==> flow/design.v <==
module contador_de_programa(
    input  wire       clk,
    input  wire       reset,
    input  wire [6:0] cantidad_instrucciones,
    output reg  [1:0] fase,
    output reg  [6:0] o_contador,
    output reg        done
);
wire [6:0] siguiente = o_contador + 7'd1;
always @(posedge clk) begin
    if (reset) begin
        fase       <= 2'd0;
        o_contador <= 7'd0;
        done       <= (cantidad_instrucciones == 7'd0);
    end else if (!done) begin
        if (fase == 2'd2) begin
            fase       <= 2'd0;
            o_contador <= siguiente;
            if (siguiente == cantidad_instrucciones)
                done <= 1'b1;
        end else begin
            fase <= fase + 2'd1;
        end
    end
end
endmodule
module unidad_control
(
    input  [3:0] instruction,
    output reg       write_enable_RB,
    output reg       read_ram,
    output reg       write_ram,
    output reg [3:0] alu_opcode,
    output reg       valido
);
always @* begin
    write_enable_RB = 1'b0;
    read_ram        = 1'b0;
    write_ram       = 1'b0;
    alu_opcode      = 4'b0000;
    valido          = 1'b1;
    case (instruction)
        4'b0000: begin write_enable_RB = 1'b1; alu_opcode = 4'b0000; end  
        4'b0001: begin write_enable_RB = 1'b1; alu_opcode = 4'b0001; end  
        4'b0010: begin write_enable_RB = 1'b1; alu_opcode = 4'b0010; end  
        4'b0011: begin write_enable_RB = 1'b1; alu_opcode = 4'b0110; end  
        4'b0100: begin write_enable_RB = 1'b1; alu_opcode = 4'b0111; end  
        4'b0101: begin write_enable_RB = 1'b1; alu_opcode = 4'b1100; end  
        4'b0110: write_ram = 1'b1;                                         
        4'b0111: read_ram  = 1'b1;                                         
        default: valido = 1'b0;                                            
    endcase
end
endmodule
module alu(
    input  [3:0]      op,
    input  [31:0]     din1_alu,
    input  [31:0]     din2_alu,
    output reg [31:0] result_alu
);
always @* begin
    case (op)
        4'b0000: result_alu = din1_alu & din2_alu;
        4'b0001: result_alu = din1_alu | din2_alu;
        4'b0010: result_alu = din1_alu + din2_alu;
        4'b0110: result_alu = din1_alu - din2_alu;
        4'b0111: result_alu = (din1_alu < din2_alu) ? 32'd1 : 32'd0;
        4'b1100: result_alu = ~(din1_alu | din2_alu);
        default: result_alu = 32'd0;
    endcase
end
endmodule
module banco_de_registros(
    input  wire        clk,
    input  wire        reset,
    input  wire [4:0]  read_address_1,
    input  wire [4:0]  read_address_2,
    input  wire [4:0]  write_address,
    input  wire [31:0] data_write,
    input  wire        write_enable,
    output wire [31:0] data_register_1,
    output wire [31:0] data_register_2
);
reg [31:0] mem [0:31];
function [31:0] valor_inicial(input [4:0] r);
    case (r)
        5'd0:  valor_inicial = 32'h000000DE;
        5'd1:  valor_inicial = 32'h0000006F;
        5'd2:  valor_inicial = 32'h00000064;
        5'd3:  valor_inicial = 32'h000000C8;
        5'd7:  valor_inicial = 32'h00000014;
        5'd8:  valor_inicial = 32'h00000015;
        5'd9:  valor_inicial = 32'h00000016;
        5'd10: valor_inicial = 32'h00000052;
        5'd11: valor_inicial = 32'h0000001B;
        5'd12: valor_inicial = 32'h7FFFFFF3;
        5'd16: valor_inicial = 32'h00000017;
        5'd17: valor_inicial = 32'h00000018;
        5'd18: valor_inicial = 32'h00000019;
        default: valor_inicial = 32'h00000000;
    endcase
endfunction
integer i;
always @(posedge clk) begin
    if (reset) begin
        for (i = 0; i < 32; i = i + 1)
            mem[i] <= valor_inicial(i[4:0]);
    end else if (write_enable) begin
        mem[write_address] <= data_write;
    end
end
assign data_register_1 = mem[read_address_1];
assign data_register_2 = mem[read_address_2];
endmodule
module ram(
    input  wire        clk,
    input  wire [31:0] address,
    input  wire [31:0] din,
    input  wire        write_enable,
    output wire [31:0] dout
);
reg [31:0] mem [0:31];
always @(posedge clk) begin
    if (write_enable)
        mem[address[4:0]] <= din;
end
assign dout = mem[address[4:0]];
endmodule
module jericalla_evolucion(
    input  wire        clk,
    input  wire        reset,
    input  wire [6:0]  cantidad_instrucciones,
    output wire [6:0]  imem_addr,
    input  wire [18:0] imem_data,
    output reg  [31:0] data_out,
    output reg         zf,
    output reg         valid,
    output wire        done
);
wire [1:0] fase;
wire [6:0] pc;
contador_de_programa contador_de_programa_inst(
    .clk(clk),
    .reset(reset),
    .cantidad_instrucciones(cantidad_instrucciones),
    .fase(fase),
    .o_contador(pc),
    .done(done)
);
assign imem_addr = pc;
wire       cu_we_rb, cu_read_ram, cu_write_ram, cu_valido;
wire [3:0] cu_alu_opcode;
unidad_control unidad_control_inst(
    .instruction(imem_data[18:15]),
    .write_enable_RB(cu_we_rb),
    .read_ram(cu_read_ram),
    .write_ram(cu_write_ram),
    .alu_opcode(cu_alu_opcode),
    .valido(cu_valido)
);
wire [31:0] rb_dr1, rb_dr2;
reg  [31:0] resultado;
reg        b1_we_rb, b1_read_ram, b1_write_ram, b1_valido;
reg [3:0]  b1_alu_opcode;
reg [4:0]  b1_rd;
reg [31:0] b1_dr1, b1_dr2;
reg        b2_we_rb, b2_valido;
reg [4:0]  b2_rd;
wire activo = !done;
banco_de_registros banco_de_registros_inst(
    .clk(clk),
    .reset(reset),
    .read_address_1(imem_data[9:5]),
    .read_address_2(imem_data[4:0]),
    .write_address(b2_rd),
    .data_write(resultado),
    .write_enable(activo && fase == 2'd2 && b2_we_rb),
    .data_register_1(rb_dr1),
    .data_register_2(rb_dr2)
);
wire [31:0] alu_result;
alu alu_inst(
    .op(b1_alu_opcode),
    .din1_alu(b1_dr1),
    .din2_alu(b1_dr2),
    .result_alu(alu_result)
);
wire [31:0] ram_dout;
ram ram_inst(
    .clk(clk),
    .address(b1_dr1),
    .din(b1_dr2),
    .write_enable(activo && fase == 2'd1 && b1_write_ram),
    .dout(ram_dout)
);
always @(posedge clk) begin
    if (reset) begin
        b1_we_rb  <= 1'b0;
        b1_read_ram <= 1'b0;
        b1_write_ram <= 1'b0;
        b1_valido <= 1'b0;
        b2_we_rb  <= 1'b0;
        b2_valido <= 1'b0;
        valid     <= 1'b0;
        zf        <= 1'b0;
    end else begin
        valid <= 1'b0;
        if (activo) begin
            case (fase)
                2'd0: begin
                    b1_we_rb      <= cu_we_rb;
                    b1_read_ram   <= cu_read_ram;
                    b1_write_ram  <= cu_write_ram;
                    b1_valido     <= cu_valido;
                    b1_alu_opcode <= cu_alu_opcode;
                    b1_rd         <= imem_data[14:10];
                    b1_dr1        <= rb_dr1;
                    b1_dr2        <= rb_dr2;
                end
                2'd1: begin
                    b2_we_rb  <= b1_we_rb;
                    b2_valido <= b1_valido;
                    b2_rd     <= b1_rd;
                    if (b1_read_ram)
                        resultado <= ram_dout;
                    else if (b1_write_ram)
                        resultado <= b1_dr2;
                    else
                        resultado <= alu_result;
                end
                default: begin
                    valid    <= b2_valido;
                    data_out <= resultado;
                    if (b2_we_rb)
                        zf <= (resultado == 32'd0);
                end
            endcase
        end
    end
end
endmodule
Step by step through the tools: jericalla_evolucion. What the tools print for jericalla_evolucion, step after step. Line numbers count from 1 in the design file above. Operators: Yosys type, input widths -> output width; for muxes data width and select width s. Cell names lack the library's common part. A cell with - has no value.

Top: jericalla_evolucion. Clock: clk. Cell library: sky130hd. Timing corner: tt_025C_1v80.

Word-level counts. Source: Yosys, flattened and elaborated, memories not mapped. Widths are those after wreduce. Registers that Yosys merges into a memory's read port (data or address) are not register bits. Print and check cells do not count. Equal cells are merged and count once. Memory sizes are those after Yosys's memory passes, which may raise the word count (mostly to a power of two), join words into wider ones and drop unused or constant bits.

The figure for register bits after elaboration is 96. RAM bits: 2048. Under memory bits (read-only) stands 56. Memories kept: 3. The entry for output and inout bits reads 42.

Memory list: banco_de_registros_inst.mem (words 32, bits a word 32, line 84) `reg [31:0] mem [0:31];`; ram_inst.mem (words 32, bits a word 32, line 122) `reg [31:0] mem [0:31];`; (no name shown) (words 8, bits a word 7, line 42) `case (instruction)`.

Under add/subtract/negate cells stands 4. The figure for $lt $le $gt $ge is 1. Under equal/unequal tests stands 8. Under mux-type cells stands 20. Bitwise gates (word level): 6. The figure for reductions and logical operators is 18.

Operators with widths (count): $pmux 32 s6 (1); $mux 32 (5); $add 32x32->32 (1); $sub 32x32->32 (1); $lt 32x32->1 (1); $and 32x32->32 (1); $or 32x32->32 (1); $not 32->32 (1); $logic_not 32->1 (1); $mux 5 (3); $reduce_and 3->1 (4); $mux 1 (9); $eq 4x3->1 const B (2); $add 7x1->7 const B (1); $eq 7x7->1 (1); $logic_not 7->1 (1); $reduce_and 2->1 (3); $logic_and 1x1->1 (4); $eq 4x1->1 const B (1); $eq 4x2->1 const B (1); $eq 4x4->1 const B (1); $logic_not 4->1 (1); $reduce_or 4->1 (1); $mux 4 (1); $not 1->1 (3); $add 2x1->2 const B (1); $eq 2x1->1 const B (1); $eq 2x2->1 const B (1).

Not listed: further kinds 4, cells in them 4.

Depth. Depth = most cells in a row (Yosys ltp): at word level without a register or memory, in the mapped netlist without a sequential cell, where the memories' decode and read muxes count.

For depth in word-level cells the number is 6. Under ABC_AREA stands 0. Gate-level depth with buffers: 17. Gate-level depth less buffers: 12.

Netlist. Yosys stat after the flow's synthesis: flattened, memories mapped to cells. It holds for the ABC_AREA given above (unset counts as 0); a run with the other value may have another netlist.

Cells by type: edfxtp_1 (count 2190, total area 6.58E+04 µm²); mux4_2 (count 906, total area 2.04E+04 µm²); and2_1 (count 874, total area 5.47E+03 µm²); clkbuf_1 (count 386, total area 1448.89 µm²); ha_1 (count 105, total area 1313.76 µm²); a21oi_1 (count 161, total area 805.773 µm²); nor2_1 (count 202, total area 758.227 µm²); mux2_2 (count 66, total area 743.213 µm²); nand2_1 (count 176, total area 660.634 µm²); nor3_1 (count 111, total area 555.533 µm²); buf_2 (count 83, total area 415.398 µm²); or3_1 (count 63, total area 394.128 µm²); dfxtp_1 (count 18, total area 360.346 µm²); inv_1 (count 91, total area 341.578 µm²); a22oi_1 (count 42, total area 315.302 µm²); a221oi_1 (count 34, total area 297.786 µm²); or2_2 (count 35, total area 218.96 µm²); mux2i_1 (count 21, total area 210.202 µm²).

Other cell types: 68; their cells: 478.

For cell count the number is 6042. Cell area after synthesis: 0.1038609 mm². The figure for area of sequential cells is 0.0661234 mm². For flip-flop cells the number is 2208. The entry for buffers reads 523.

By module: a second synthesis without flattening, with its own total; a netlist apart from the flattened one above.

Under cell total of the unflattened synthesis stands 7822. Area total of the unflattened synthesis: 0.1059091 mm².

Each row is one instance without its submodules.

Modules: banco_de_registros (times used 1, cells 4650, area 0.0559174 mm²); ram (times used 1, cells 2075, area 0.0391013 mm²); jericalla_evolucion (times used 1, cells 293, area 0.0053426 mm²); alu (times used 1, cells 719, area 0.0048371 mm²); contador_de_programa (times used 1, cells 71, area 0.0006243 mm²); unidad_control (times used 1, cells 14, area 0.0000863 mm²).

Worst setup path after synthesis. OpenSTA on the mapped netlist: ideal clock, no wires. The path of least setup slack (recovery checks aside). Input and output delay are each 20% of the period. Register names are those of the netlist, which keeps one name where synthesis merged equal registers.

Kind: input to register. Start: in reset. End: reg b1_alu_opcode[0]. The entry for period reads 10.0 ns. The figure for setup time is 0.505 ns. Under launch time at the first pin stands 2.000 ns. For data arrival time the number is 5.449 ns. The entry for required time reads 9.495 ns. Setup slack: 4.046 ns. The entry for delay of the path reads 3.954 ns. For stages on the path the number is 3. The figure for period reached after synthesis is 5.954 ns.

"delay of the path" = arrival - input delay + setup time. "stages on the path" counts driving pins, that of a launching flip-flop among them; a cell with two outputs on the path counts twice. "period reached after synthesis" = period - worst setup slack (recovery checks aside). The figure is calculated, with input and output delays left at 20% of the set period. Between the ends stands the longest chain of elaborated cells between them, by number of cells; it is not shown to be the way that was timed. Of several equally long chains one is given. Each line given opens the expression or statement behind the cell; cells for indexed reads and writes are added by Yosys, which also makes memories of some case tables.

Cells stage by stage: clkbuf_1 > clkbuf_1 > nor2_1. For length of the longest elaborated chain the number is 2. For elaborated cells between the ends (all ways) the number is 2. Classes of those cells: logic: 1; reduce/logical: 1.

Ends and longest elaborated chain, post-synthesis: start: declaration (line 131) `input  wire        reset,`; $not 1->1; $reduce_and 3->1; end: assignment (line 215) `b1_alu_opcode <= cu_alu_opcode;`; end: declaration (line 164) `reg [3:0]  b1_alu_opcode;`.

Path in the finished layout. Path of least setup slack in the final report of stored run 1 (OpenROAD, finished layout, wires in). Where an end is a register, its clock arrival counts in the times.

Kind: register to register. Start: reg b1_dr2[8]. End: reg resultado[31]. The entry for period reads 5.6 ns. The figure for setup time is 0.25 ns. Under launch time at the first pin stands 0.91 ns. For data arrival time the number is 4.85 ns. The entry for required time reads 6.23 ns. Setup slack: 1.37 ns. For stages on the path the number is 12.

Between the ends stands the longest chain of elaborated cells between them, by number of cells; it is not shown to be the way that was timed. Of several equally long chains one is given. A register here has more assigning lines than the two given.

Cells stage by stage: edfxtp_1 > inv_1 > ha_1 > nor4_1 > o31a_1 > o31ai_1 > a31o_2 > o2111ai_2 > nand3_1 > a31oi_1 > mux2i_1 > a21oi_1. For length of the longest elaborated chain the number is 4. For elaborated cells between the ends (all ways) the number is 5. Classes of those cells: add/sub: 2; mux: 3.

Ends and longest elaborated chain, post-layout: start: declaration (line 166) `reg [31:0] b1_dr1, b1_dr2;`; $sub 32x32->32 (line 66) `4'b0110: result_alu = din1_alu - din2_alu;`; $pmux 32 s6 (line 62) `case (op)`; $mux 32 (line 226) `else if (b1_write_ram)`; $mux 32 (line 224) `if (b1_read_ram)`; end: assignment (line 225) `resultado <= ram_dout;`; end: assignment (line 227) `resultado <= b1_dr2;`; end: declaration (line 162) `reg  [31:0] resultado;`.

jericalla_evolucion through Yosys and OpenROAD on sky130hd: 3 stored runs, unordered, with their settings and measured results. The constraints put input and output delay at 20% of the set period each and load the outputs with 0.01 pF. "period achieved" means the clock period less the worst setup slack. The figure is calculated, with input and output delays left at 20% of the set period. "worst path time" is the time allowed to the run's worst setup path (the clock period less input and output delay, where it has them) less its slack. Clock arrival times count: a late capture clock shortens it, a late launch clock lengthens it. "total power after layout" is the tool's figure for a default switching activity; nothing was simulated.

Stored run 1 has these settings: CORE_UTILIZATION 52; period_ns 5.6; CAP_MARGIN 20; CORE_MARGIN 2; SLEW_MARGIN 20. The mapped cell area after synthesis comes to 0.1038609 mm². The die footprint comes to 0.203324 mm². The worst-case hold slack comes to 0.394 ns. For the worst slack on setup checks the run shows 1.373 ns. The standard-cell area after routing comes to 0.116522 mm². The measured total power after layout is 38.374 mW. The utilization in the final report stands at 0.585. For the worst path time the run shows 4.23 ns. Critical path kind: register to register. The sum of negative setup slack stands at 0.000 ns. The period achieved stands at 4.227 ns.

Stored run 2 has these settings: ABC_AREA 1; CELL_PAD_IN_SITES_DETAIL_PLACEMENT 0; CELL_PAD_IN_SITES_GLOBAL_PLACEMENT 1; CORE_ASPECT_RATIO 0.81; CORE_UTILIZATION 62; CTS_CLUSTER_DIAMETER 389; CTS_CLUSTER_SIZE 17; MAX_ROUTING_LAYER met4; PLACE_DENSITY_LB_ADDON 0.17; SETUP_SLACK_MARGIN 0.12; period_ns 6.67; CAP_MARGIN 20; CORE_MARGIN 2; SLEW_MARGIN 20. The mapped cell area after synthesis comes to 0.1030789 mm². The die footprint comes to 0.169552 mm². The worst-case hold slack comes to 0.421 ns. For the worst slack on setup checks the run shows 2.411 ns. The standard-cell area after routing comes to 0.109898 mm². The measured total power after layout is 28.346 mW. The utilization in the final report stands at 0.666. For the worst path time the run shows 2.93 ns. Critical path kind: input to register. The sum of negative setup slack stands at 0.000 ns. The period achieved stands at 4.259 ns.

Stored run 3 has these settings: ABC_AREA 1; CAP_MARGIN 0; CELL_PAD_IN_SITES_DETAIL_PLACEMENT 1; CORE_ASPECT_RATIO 0.96; CORE_MARGIN 6; CORE_UTILIZATION 70; CTS_CLUSTER_DIAMETER 182; CTS_CLUSTER_SIZE 13; GPL_ROUTABILITY_DRIVEN 1; GPL_TIMING_DRIVEN 0; HOLD_SLACK_MARGIN 0.17; MAX_ROUTING_LAYER met4; MIN_ROUTING_LAYER met1; PLACE_DENSITY_LB_ADDON 0.21; SETUP_SLACK_MARGIN -0.75; SLEW_MARGIN 30; period_ns 7.5. Outcome: no results, placement failed with DPL-0033.
